==> flow/design.v <==
module LASER (
    input CLK,
    input RST,
    input [3:0] X,
    input [3:0] Y,
    output reg [3:0] C1X,
    output reg [3:0] C1Y,
    output reg [3:0] C2X,
    output reg [3:0] C2Y,
    output reg DONE
);
    localparam S_IDLE           = 4'd0;
    localparam S_READ           = 4'd1;
    localparam S_INIT_C1        = 4'd2;
    localparam S_CALC_C1        = 4'd3;
    localparam S_UPDATE_C1      = 4'd4;
    localparam S_INIT_C2        = 4'd5;
    localparam S_CALC_C2        = 4'd6;
    localparam S_UPDATE_C2      = 4'd7;
    localparam S_CHECK_CONV     = 4'd8;
    localparam S_DONE           = 4'd9;
    localparam S_WAIT           = 4'd10;
    reg [3:0] state;
    reg [5:0] pixel_count;
    reg [3:0] X_MEM [0:39];
    reg [3:0] Y_MEM [0:39];
    reg [5:0] mark_data;        
    reg [3:0] index_X, index_Y; 
    reg [5:0] current_hit_count;
    reg [5:0] best_hit_count;
    reg [3:0] best_c1x, best_c1y;
    reg [3:0] best_c2x, best_c2y;
    reg [3:0] old_c1x, old_c1y, old_c2x, old_c2y;
    reg p0_scan, p1_scan, p2_scan, p3_scan;    
    reg p0_fix,  p1_fix,  p2_fix,  p3_fix;     
    reg hit0, hit1, hit2, hit3;                
    reg [3:0] fixed_cx, fixed_cy;
    always @(posedge CLK or posedge RST) begin
        if (RST) begin
            state <= S_IDLE;
            pixel_count <= 0;
            DONE <= 0;
            C1X <= 0; C1Y <= 0; C2X <= 0; C2Y <= 0;
            mark_data <= 0;
            index_X <= 0; index_Y <= 0;
            current_hit_count <= 0; best_hit_count <= 0;
            best_c1x <= 0; best_c1y <= 0; best_c2x <= 0; best_c2y <= 0;
        end
        else begin
            case(state)
                S_IDLE: begin
                    DONE <= 0;
                    state <= S_READ;
                    best_c1x <= 0; best_c1y <= 0; best_c2x <= 0; best_c2y <= 0;
                    X_MEM[pixel_count] <= X;
                    Y_MEM[pixel_count] <= Y;
                    pixel_count <= pixel_count + 1;
                end
                S_READ: begin
                    X_MEM[pixel_count] <= X;
                    Y_MEM[pixel_count] <= Y;
                    if (pixel_count >= 39) begin
                        pixel_count <= 0;
                        state <= S_INIT_C1; 
                    end
                    else begin
                        pixel_count <= pixel_count + 1;
                    end
                end
                S_INIT_C1: begin
                    index_X <= 0;
                    index_Y <= 0;
                    best_hit_count <= 0; 
                    old_c1x <= best_c1x; old_c1y <= best_c1y;
                    old_c2x <= best_c2x; old_c2y <= best_c2y;
                    state <= S_CALC_C1;
                    mark_data <= 0;
                    current_hit_count <= 0;
                end
                S_CALC_C1: begin
                    current_hit_count <= current_hit_count + hit0 + hit1 + hit2 + hit3;
                    if (mark_data == 36) begin
                        state <= S_UPDATE_C1;
                        mark_data <= 0;
                    end
                    else begin
                        mark_data <= mark_data + 4;
                    end
                end
                S_UPDATE_C1: begin
                    if (current_hit_count >= best_hit_count) begin
                        best_hit_count <= current_hit_count;
                        best_c1x <= index_X;
                        best_c1y <= index_Y;
                    end
                    current_hit_count <= 0;
                    if (index_X == 15 && index_Y == 15) begin
                        state <= S_INIT_C2;
                    end
                    else begin
                        if (index_X == 15) begin
                            index_X <= 0;
                            index_Y <= index_Y + 1;
                        end else begin
                            index_X <= index_X + 1;
                        end
                        state <= S_CALC_C1; 
                    end
                end
                S_INIT_C2: begin
                    index_X <= 0;
                    index_Y <= 0;
                    best_hit_count <= 0; 
                    state <= S_CALC_C2;
                    mark_data <= 0;
                    current_hit_count <= 0;
                end
                S_CALC_C2: begin
                    current_hit_count <= current_hit_count + hit0 + hit1 + hit2 + hit3;
                    if (mark_data == 36) begin
                        state <= S_UPDATE_C2;
                        mark_data <= 0;
                    end
                    else begin
                        mark_data <= mark_data + 4;
                    end
                end
                S_UPDATE_C2: begin
                    if (current_hit_count >= best_hit_count) begin
                        best_hit_count <= current_hit_count;
                        best_c2x <= index_X;
                        best_c2y <= index_Y;
                    end
                    current_hit_count <= 0;
                    if (index_X == 15 && index_Y == 15) begin
                        state <= S_CHECK_CONV; 
                    end
                    else begin
                        if (index_X == 15) begin
                            index_X <= 0;
                            index_Y <= index_Y + 1;
                        end else begin
                            index_X <= index_X + 1;
                        end
                        state <= S_CALC_C2;
                    end
                end
                S_CHECK_CONV: begin
                    if (old_c1x == best_c1x && old_c1y == best_c1y && 
                        old_c2x == best_c2x && old_c2y == best_c2y) begin
                        state <= S_DONE;
                    end
                    else begin
                        state <= S_INIT_C1;
                    end
                end
                S_DONE: begin
                    C1X <= best_c1x; C1Y <= best_c1y;
                    C2X <= best_c2x; C2Y <= best_c2y;
                    DONE <= 1;
                    state <= S_WAIT;
                end
                S_WAIT: begin
                    DONE <= 0;
                    state <= S_IDLE;
                end
                default: state <= S_IDLE;
            endcase
        end
    end
    function check_hit;
        input [3:0] tx, ty, cx, cy;
        reg [3:0] abs_dx, abs_dy;
        begin
            abs_dx = (tx >= cx) ? (tx - cx) : (cx - tx);
            abs_dy = (ty >= cy) ? (ty - cy) : (cy - ty);
            if ( (abs_dx + abs_dy <= 4) || (abs_dx == 2 && abs_dy == 3) || (abs_dx == 3 && abs_dy == 2) )
                check_hit = 1'b1;
            else
                check_hit = 1'b0;
        end
    endfunction
    always @(*) begin
        if (state == S_CALC_C1) begin
            fixed_cx = best_c2x;
            fixed_cy = best_c2y;
        end
        else begin 
            fixed_cx = best_c1x;
            fixed_cy = best_c1y;
        end
    end
    always @(*) begin
        p0_scan = check_hit(X_MEM[mark_data],   Y_MEM[mark_data],   index_X, index_Y);
        p1_scan = check_hit(X_MEM[mark_data+1], Y_MEM[mark_data+1], index_X, index_Y);
        p2_scan = check_hit(X_MEM[mark_data+2], Y_MEM[mark_data+2], index_X, index_Y);
        p3_scan = check_hit(X_MEM[mark_data+3], Y_MEM[mark_data+3], index_X, index_Y);
        p0_fix = check_hit(X_MEM[mark_data],   Y_MEM[mark_data],   fixed_cx, fixed_cy);
        p1_fix = check_hit(X_MEM[mark_data+1], Y_MEM[mark_data+1], fixed_cx, fixed_cy);
        p2_fix = check_hit(X_MEM[mark_data+2], Y_MEM[mark_data+2], fixed_cx, fixed_cy);
        p3_fix = check_hit(X_MEM[mark_data+3], Y_MEM[mark_data+3], fixed_cx, fixed_cy);
        hit0 = p0_scan || p0_fix;
        hit1 = p1_scan || p1_fix;
        hit2 = p2_scan || p2_fix;
        hit3 = p3_scan || p3_fix;
    end
endmodule
# [Reports on LASER]
# The steps from the RTL of LASER to its reports follow in flow order.
# Lines are those of the file above, counted from 1.
# Operators carry their Yosys type and port widths (W data, S select, Z words).
# Cell names lack the library's common part.
# The mark - stands for no value.
[setup] top_module="LASER" clock="CLK" library="sky130hd" corner="tt_025C_1v80"

# [Word level]
# Source: Yosys, flattened and elaborated. Widths are those after wreduce. Registers that Yosys merges into a memory's read port (data or address) are not register bits. Print and check cells do not count.
[word_totals] latch_bits=0 clocked_rd_ports_x_width=0 elab_cells=796 memories=0 register_bits=405 ram_bits=0 output_inout_bits=17 rom_bits=0 inputBits=10
[op_classes] n_mul=0 reduce_and_logical=106 add_sub_neg=51 shift=0 muxes=221 div_mod_pow=0 n_logic=1 n_eq=291 compare=26
[ops] cell="$pmux W4 S40" count=8
[ops] cell="$mux W4" count=189
[ops] cell="$eq A6 B5 Y1 const B" count=80
[ops] cell="$eq A6 B4 Y1 const B" count=40
[ops] cell="$eq A6 B6 Y1 const B" count=40
[ops] cell="$eq A4 B2 Y1 const B" count=34
[ops] cell="$sub A4 B4 Y4" count=32
[ops] cell="$reduce_and A3 Y1" count=42
[ops] cell="$eq A6 B3 Y1 const B" count=20
[ops] cell="$ne A2 B1 Y1 const B" count=42
[ops] cell="$ge A4 B4 Y1" count=16
[ops] cell="$eq A6 B2 Y1 const B" count=10
[ops] cell="$pmux W6 S2" count=4
[ops] cell="$pmux W4 S2" count=6
[ops] cell="$add A4 B4 Y5" count=8
[ops] cell="$le A5 B3 Y1 const B" count=8
[ops] cell="$pmux W4 S10" count=1
[ops] cell="$eq A6 B1 Y1 const B" count=5
[ops] cell="$logic_not A6 Y1" count=5
[ops] cell="$add A6 B1 Y6" count=4
[ops] cell="$logic_and A1 B1 Y1" count=20
[ops] cell="$logic_or A1 B1 Y1" count=20
[ops] cell="$eq A4 B4 Y1 const B" count=5
[ops] cell="$mux W6" count=3
[ops] cell="$eq A4 B3 Y1 const B" count=4
[ops] cell="$eq A4 B4 Y1" count=4
[ops] cell="$ne A2 B2 Y1 const B" count=6
[ops] cell="$add A6 B1 Y6 const B" count=2
# Not listed: further kinds 16, cells in them 38.

# [Depth]
# Yosys ltp: most cells in a row. Word level: on the elaborated netlist, between registers, memories and ports. Mapped: between sequential cells and ports; inverters and the memories' decode and read muxes count.
[logic_depth] ltp_word=15 abc_area=0 mapped_depth=33 ltp_nobuf=32

# [Synthesis result]
# The flow's flattened synthesis, as Yosys stat reports it; memories are mapped. The netlist is that of the ABC_AREA named above (0 if unset); the other value can give another one.
# Totals and module areas in this step are rounded.
[by_type] cell_type="edfxtp_1" count=336
[by_type] cell_type="ha_1" count=168
[by_type] cell_type="dfrtp_1" count=73
[by_type] cell_type="fa_1" count=43
[by_type] cell_type="a22oi_1" count=70
[by_type] cell_type="inv_1" count=140
[by_type] cell_type="mux2i_1" count=48
[by_type] cell_type="nand2_1" count=116
[by_type] cell_type="a221oi_1" count=49
[by_type] cell_type="o21ai_0" count=79
[by_type] cell_type="mux2_2" count=29
[by_type] cell_type="nor2_1" count=87
[by_type] cell_type="xnor2_1" count=35
[by_type] cell_type="a21oi_1" count=56
[by_type] cell_type="and2_1" count=36
[by_type] cell_type="nor2b_1" count=36
[by_type] cell_type="a22o_1" count=25
[by_type] cell_type="a31oi_1" count=33
# Not listed: further types 52, cells in them 304.
[mapped] stdcells=1763 area_um2=21960 n_buf=55 flip_flops=410

# [Timing after synthesis]
# OpenSTA on the mapped netlist: ideal clock, no wires. The path of least setup slack (recovery checks aside). Input and output delay are each 20% of the period. Register names are those of the netlist, which keeps one name where synthesis merged equal registers.
[synth_path] path_type="register to register" from="register mark_data[2]" to="register current_hit_count[4]" delay_ns=6.193 t_required_ns=6.476 period_ns=6.6 path_slack_ns=0.407 arrival_ns=6.069 setup_ns=0.124 stages=28 synth_period_reached_ns=6.193
# "delay_ns" is the arrival time less input delay plus setup time.
# "stages": output pins that drive a net of the path, with the launching flip-flop's if there is one; two outputs of one cell count as two.
# "synth_period_reached_ns" is the clock period less the worst setup slack; recovery checks do not enter. This is arithmetic on one report: input and output delays are still those of the set period (20% each).
# The rows between start and end are the longest chain of elaborated cells between them; the timing report does not say that the signal goes this way. Where chains are equally long, one stands for them.
# A line is the first line of the expression or statement that the cell stems from. Yosys adds cells for indexed reads and writes and turns some case tables into memories.
# At most two assigning lines are given for a register; there are more.
[synth_via] cell_sequence="dfrtp_1 > inv_1 > ha_1 > nor2b_1 > o41ai_4 > nand2_2 > buf_2 > a31oi_1 > inv_1 > fa_1 > a21boi_0 > o21bai_1 > a21o_1 > mux2_2 > fa_1 > xor2_1 > a21oi_1 > nor4_1 > a21oi_1 > o41ai_1 > a31oi_1 > fa_1 > inv_1 > fa_1 > fa_1 > nand4_1 > xnor2_1 > nor2_1" elab_chain_cells=15 cells_between=332
[synth_rtl] element="from (decl)" line_no=27 text="reg [5:0] mark_data;"
[synth_rtl] element="from (assign)" line_no=87 text="mark_data <= mark_data + 4;"
[synth_rtl] element="from (assign)" line_no=125 text="mark_data <= mark_data + 4;"
[synth_rtl] element="$eq A6 B6 Y1" line_no=194 text="p0_scan = check_hit(X_MEM[mark_data],   Y_MEM[mark_data],   index_X, index_Y);"
[synth_rtl] element="$pmux W4 S40" line_no=194
[synth_rtl] element="$sub A4 B4 Y4" line_no=175 text="abs_dx = (tx >= cx) ? (tx - cx) : (cx - tx);"
[synth_rtl] element="$mux W4" line_no=175
[synth_rtl] element="$add A4 B4 Y5" line_no=177 text="if ( (abs_dx + abs_dy <= 4) || (abs_dx == 2 && abs_dy == 3) || (abs_dx == 3 && abs_dy == 2) )"
[synth_rtl] element="$le A5 B3 Y1" line_no=177
[synth_rtl] element="$logic_or A1 B1 Y1 x2" line_no=177
[synth_rtl] element="$mux W1" line_no=177
[synth_rtl] element="$logic_or A1 B1 Y1" line_no=202 text="hit0 = p0_scan || p0_fix;"
[synth_rtl] element="$add A6 B1 Y6 x4" line_no=119 text="current_hit_count <= current_hit_count + hit0 + hit1 + hit2 + hit3;"
[synth_rtl] element="$pmux W6 S2" line_no=50 text="case(state)"
[synth_rtl] element="to (assign)" line_no=81 text="current_hit_count <= current_hit_count + hit0 + hit1 + hit2 + hit3;"
[synth_rtl] element="to (assign)" line_no=119
[synth_rtl] element="to (decl)" line_no=29 text="reg [5:0] current_hit_count;"

# [Worst path after layout]
# Path of least setup slack in the final report of job 1 (OpenROAD, finished layout, wires in). Where an end is a register, its clock arrival counts in the times.
[layout_path] path_type="register to register" from="register mark_data[3]" to="register current_hit_count[4]" stages=30 arrival_ns=6.77 t_required_ns=7.83 period_ns=7.38 setup_ns=0.12 path_slack_ns=1.06
# The rows between start and end are the longest chain of elaborated cells between them; the timing report does not say that the signal goes this way. Where chains are equally long, one stands for them.
# At most two assigning lines are given for a register; there are more.
[layout_via] cell_sequence="dfrtp_2 > inv_4 > ha_4 > and3b_2 > buf_12 > a22o_1 > a221o_1 > a221oi_4 > a31oi_4 > buf_4 > ha_4 > a21boi_2 > o21bai_1 > a21o_1 > mux2i_1 > xor2_2 > ha_4 > xor2_2 > a21oi_2 > nor4_2 > a21oi_1 > o41ai_2 > a31oi_2 > fa_1 > inv_1 > fa_2 > fa_2 > nand4_1 > xnor2_1 > nor2_1" elab_chain_cells=15 cells_between=332
[layout_rtl] element="from (decl)" line_no=27 text="reg [5:0] mark_data;"
[layout_rtl] element="from (assign)" line_no=87 text="mark_data <= mark_data + 4;"
[layout_rtl] element="from (assign)" line_no=125 text="mark_data <= mark_data + 4;"
[layout_rtl] element="$eq A6 B6 Y1" line_no=194 text="p0_scan = check_hit(X_MEM[mark_data],   Y_MEM[mark_data],   index_X, index_Y);"
[layout_rtl] element="$pmux W4 S40" line_no=194
[layout_rtl] element="$sub A4 B4 Y4" line_no=175 text="abs_dx = (tx >= cx) ? (tx - cx) : (cx - tx);"
[layout_rtl] element="$mux W4" line_no=175
[layout_rtl] element="$add A4 B4 Y5" line_no=177 text="if ( (abs_dx + abs_dy <= 4) || (abs_dx == 2 && abs_dy == 3) || (abs_dx == 3 && abs_dy == 2) )"
[layout_rtl] element="$le A5 B3 Y1" line_no=177
[layout_rtl] element="$logic_or A1 B1 Y1 x2" line_no=177
[layout_rtl] element="$mux W1" line_no=177
[layout_rtl] element="$logic_or A1 B1 Y1" line_no=202 text="hit0 = p0_scan || p0_fix;"
[layout_rtl] element="$add A6 B1 Y6 x4" line_no=119 text="current_hit_count <= current_hit_count + hit0 + hit1 + hit2 + hit3;"
[layout_rtl] element="$pmux W6 S2" line_no=50 text="case(state)"
[layout_rtl] element="to (assign)" line_no=81 text="current_hit_count <= current_hit_count + hit0 + hit1 + hit2 + hit3;"
[layout_rtl] element="to (assign)" line_no=119
[layout_rtl] element="to (decl)" line_no=29 text="reg [5:0] current_hit_count;"

FLOW RESULTS
============

2 stored runs of LASER in the flow (synthesis by Yosys, layout by OpenROAD, sky130hd cells), in arbitrary order. Constraints: input delay and output delay 20% of the set period each, output load 0.01 pF.
"achieved_clock_period_ns" means the clock period less the worst setup slack. The figure is calculated, with input and output delays left at 20% of the set period.
"worst_path_ns" = time allowed to the worst setup path (clock period - input delay - output delay, where it has them) - its slack; a late launch clock adds to it, a late capture clock takes from it.
Values from the reports are rounded here.

[flow] job 1: files
==> flow/run.sh <==
#!/bin/bash
# the make line also repeats the synthesis and layout settings of config.mk as NAME=value (left out here)
make -C /OpenROAD-flow-scripts/flow DESIGN_CONFIG=/design/flow/config.mk WORK_HOME=/design/flow/orfs CLKGATE_MAP_FILE= finish
==> flow/config.mk <==
export PLATFORM = sky130hd
export DESIGN_NAME = LASER
export DESIGN_NICKNAME = LASER
export VERILOG_FILES = /design/flow/design.v
export SDC_FILE = /design/flow/constraint.sdc
export NUM_CORES = 4
export LEC_CHECK = 0
export CAP_MARGIN = 20
export CELL_PAD_IN_SITES_GLOBAL_PLACEMENT = 2
export CORE_MARGIN = 7
export CORE_UTILIZATION = 28
export CTS_CLUSTER_DIAMETER = 277
export GPL_ROUTABILITY_DRIVEN = 0
export GPL_TIMING_DRIVEN = 1
export HOLD_SLACK_MARGIN = 0.28
export MIN_ROUTING_LAYER = met2
export PLACE_DENSITY_LB_ADDON = 0.13
export SETUP_SLACK_MARGIN = 1.83
export SLEW_MARGIN = 20
export TNS_END_PERCENT = 10
==> flow/constraint.sdc <==
create_clock -name core_clock -period 7.38 [get_ports {CLK}]
set_input_delay 1.4760 -clock core_clock [delete_from_list [all_inputs] [get_ports {CLK}]]
set_output_delay 1.4760 -clock core_clock [all_outputs]
set_load 0.01 [all_outputs]

[flow] job 1: metrics
[metrics] worst_path_ns = 6.32
[metrics] worst_path_kind = register to register
[metrics] finalUtil_pct = 34.4
[metrics] tns_ns = 0.000
[metrics] final_setup_ws_ns = 1.065
[metrics] synthArea_um2 = 21960
[metrics] final_cell_area_um2 = 26720
[metrics] achieved_clock_period_ns = 6.315
[metrics] die_area_um2 = 86480

[flow] job 2: files
==> flow/run.sh <==
#!/bin/bash
# the make line also repeats the synthesis and layout settings of config.mk as NAME=value (left out here)
make -C /OpenROAD-flow-scripts/flow DESIGN_CONFIG=/design/flow/config.mk WORK_HOME=/design/flow/orfs CLKGATE_MAP_FILE= finish
==> flow/config.mk <==
export PLATFORM = sky130hd
export DESIGN_NAME = LASER
export DESIGN_NICKNAME = LASER
export VERILOG_FILES = /design/flow/design.v
export SDC_FILE = /design/flow/constraint.sdc
export NUM_CORES = 4
export LEC_CHECK = 0
export CAP_MARGIN = 20
export CORE_MARGIN = 2
export CORE_UTILIZATION = 40
export SETUP_SLACK_MARGIN = 1.85
export SLEW_MARGIN = 20
==> flow/constraint.sdc <==
create_clock -name core_clock -period 6.47 [get_ports {CLK}]
set_input_delay 1.2940 -clock core_clock [delete_from_list [all_inputs] [get_ports {CLK}]]
set_output_delay 1.2940 -clock core_clock [all_outputs]
set_load 0.01 [all_outputs]

[flow] job 2: metrics
[metrics] worst_path_ns = 6.24
[metrics] worst_path_kind = register to register
[metrics] finalUtil_pct = 48.6
[metrics] tns_ns = 0.000
[metrics] final_setup_ws_ns = 0.227
[metrics] synthArea_um2 = 21960
[metrics] final_cell_area_um2 = 26280
[metrics] achieved_clock_period_ns = 6.243
[metrics] die_area_um2 = 56800
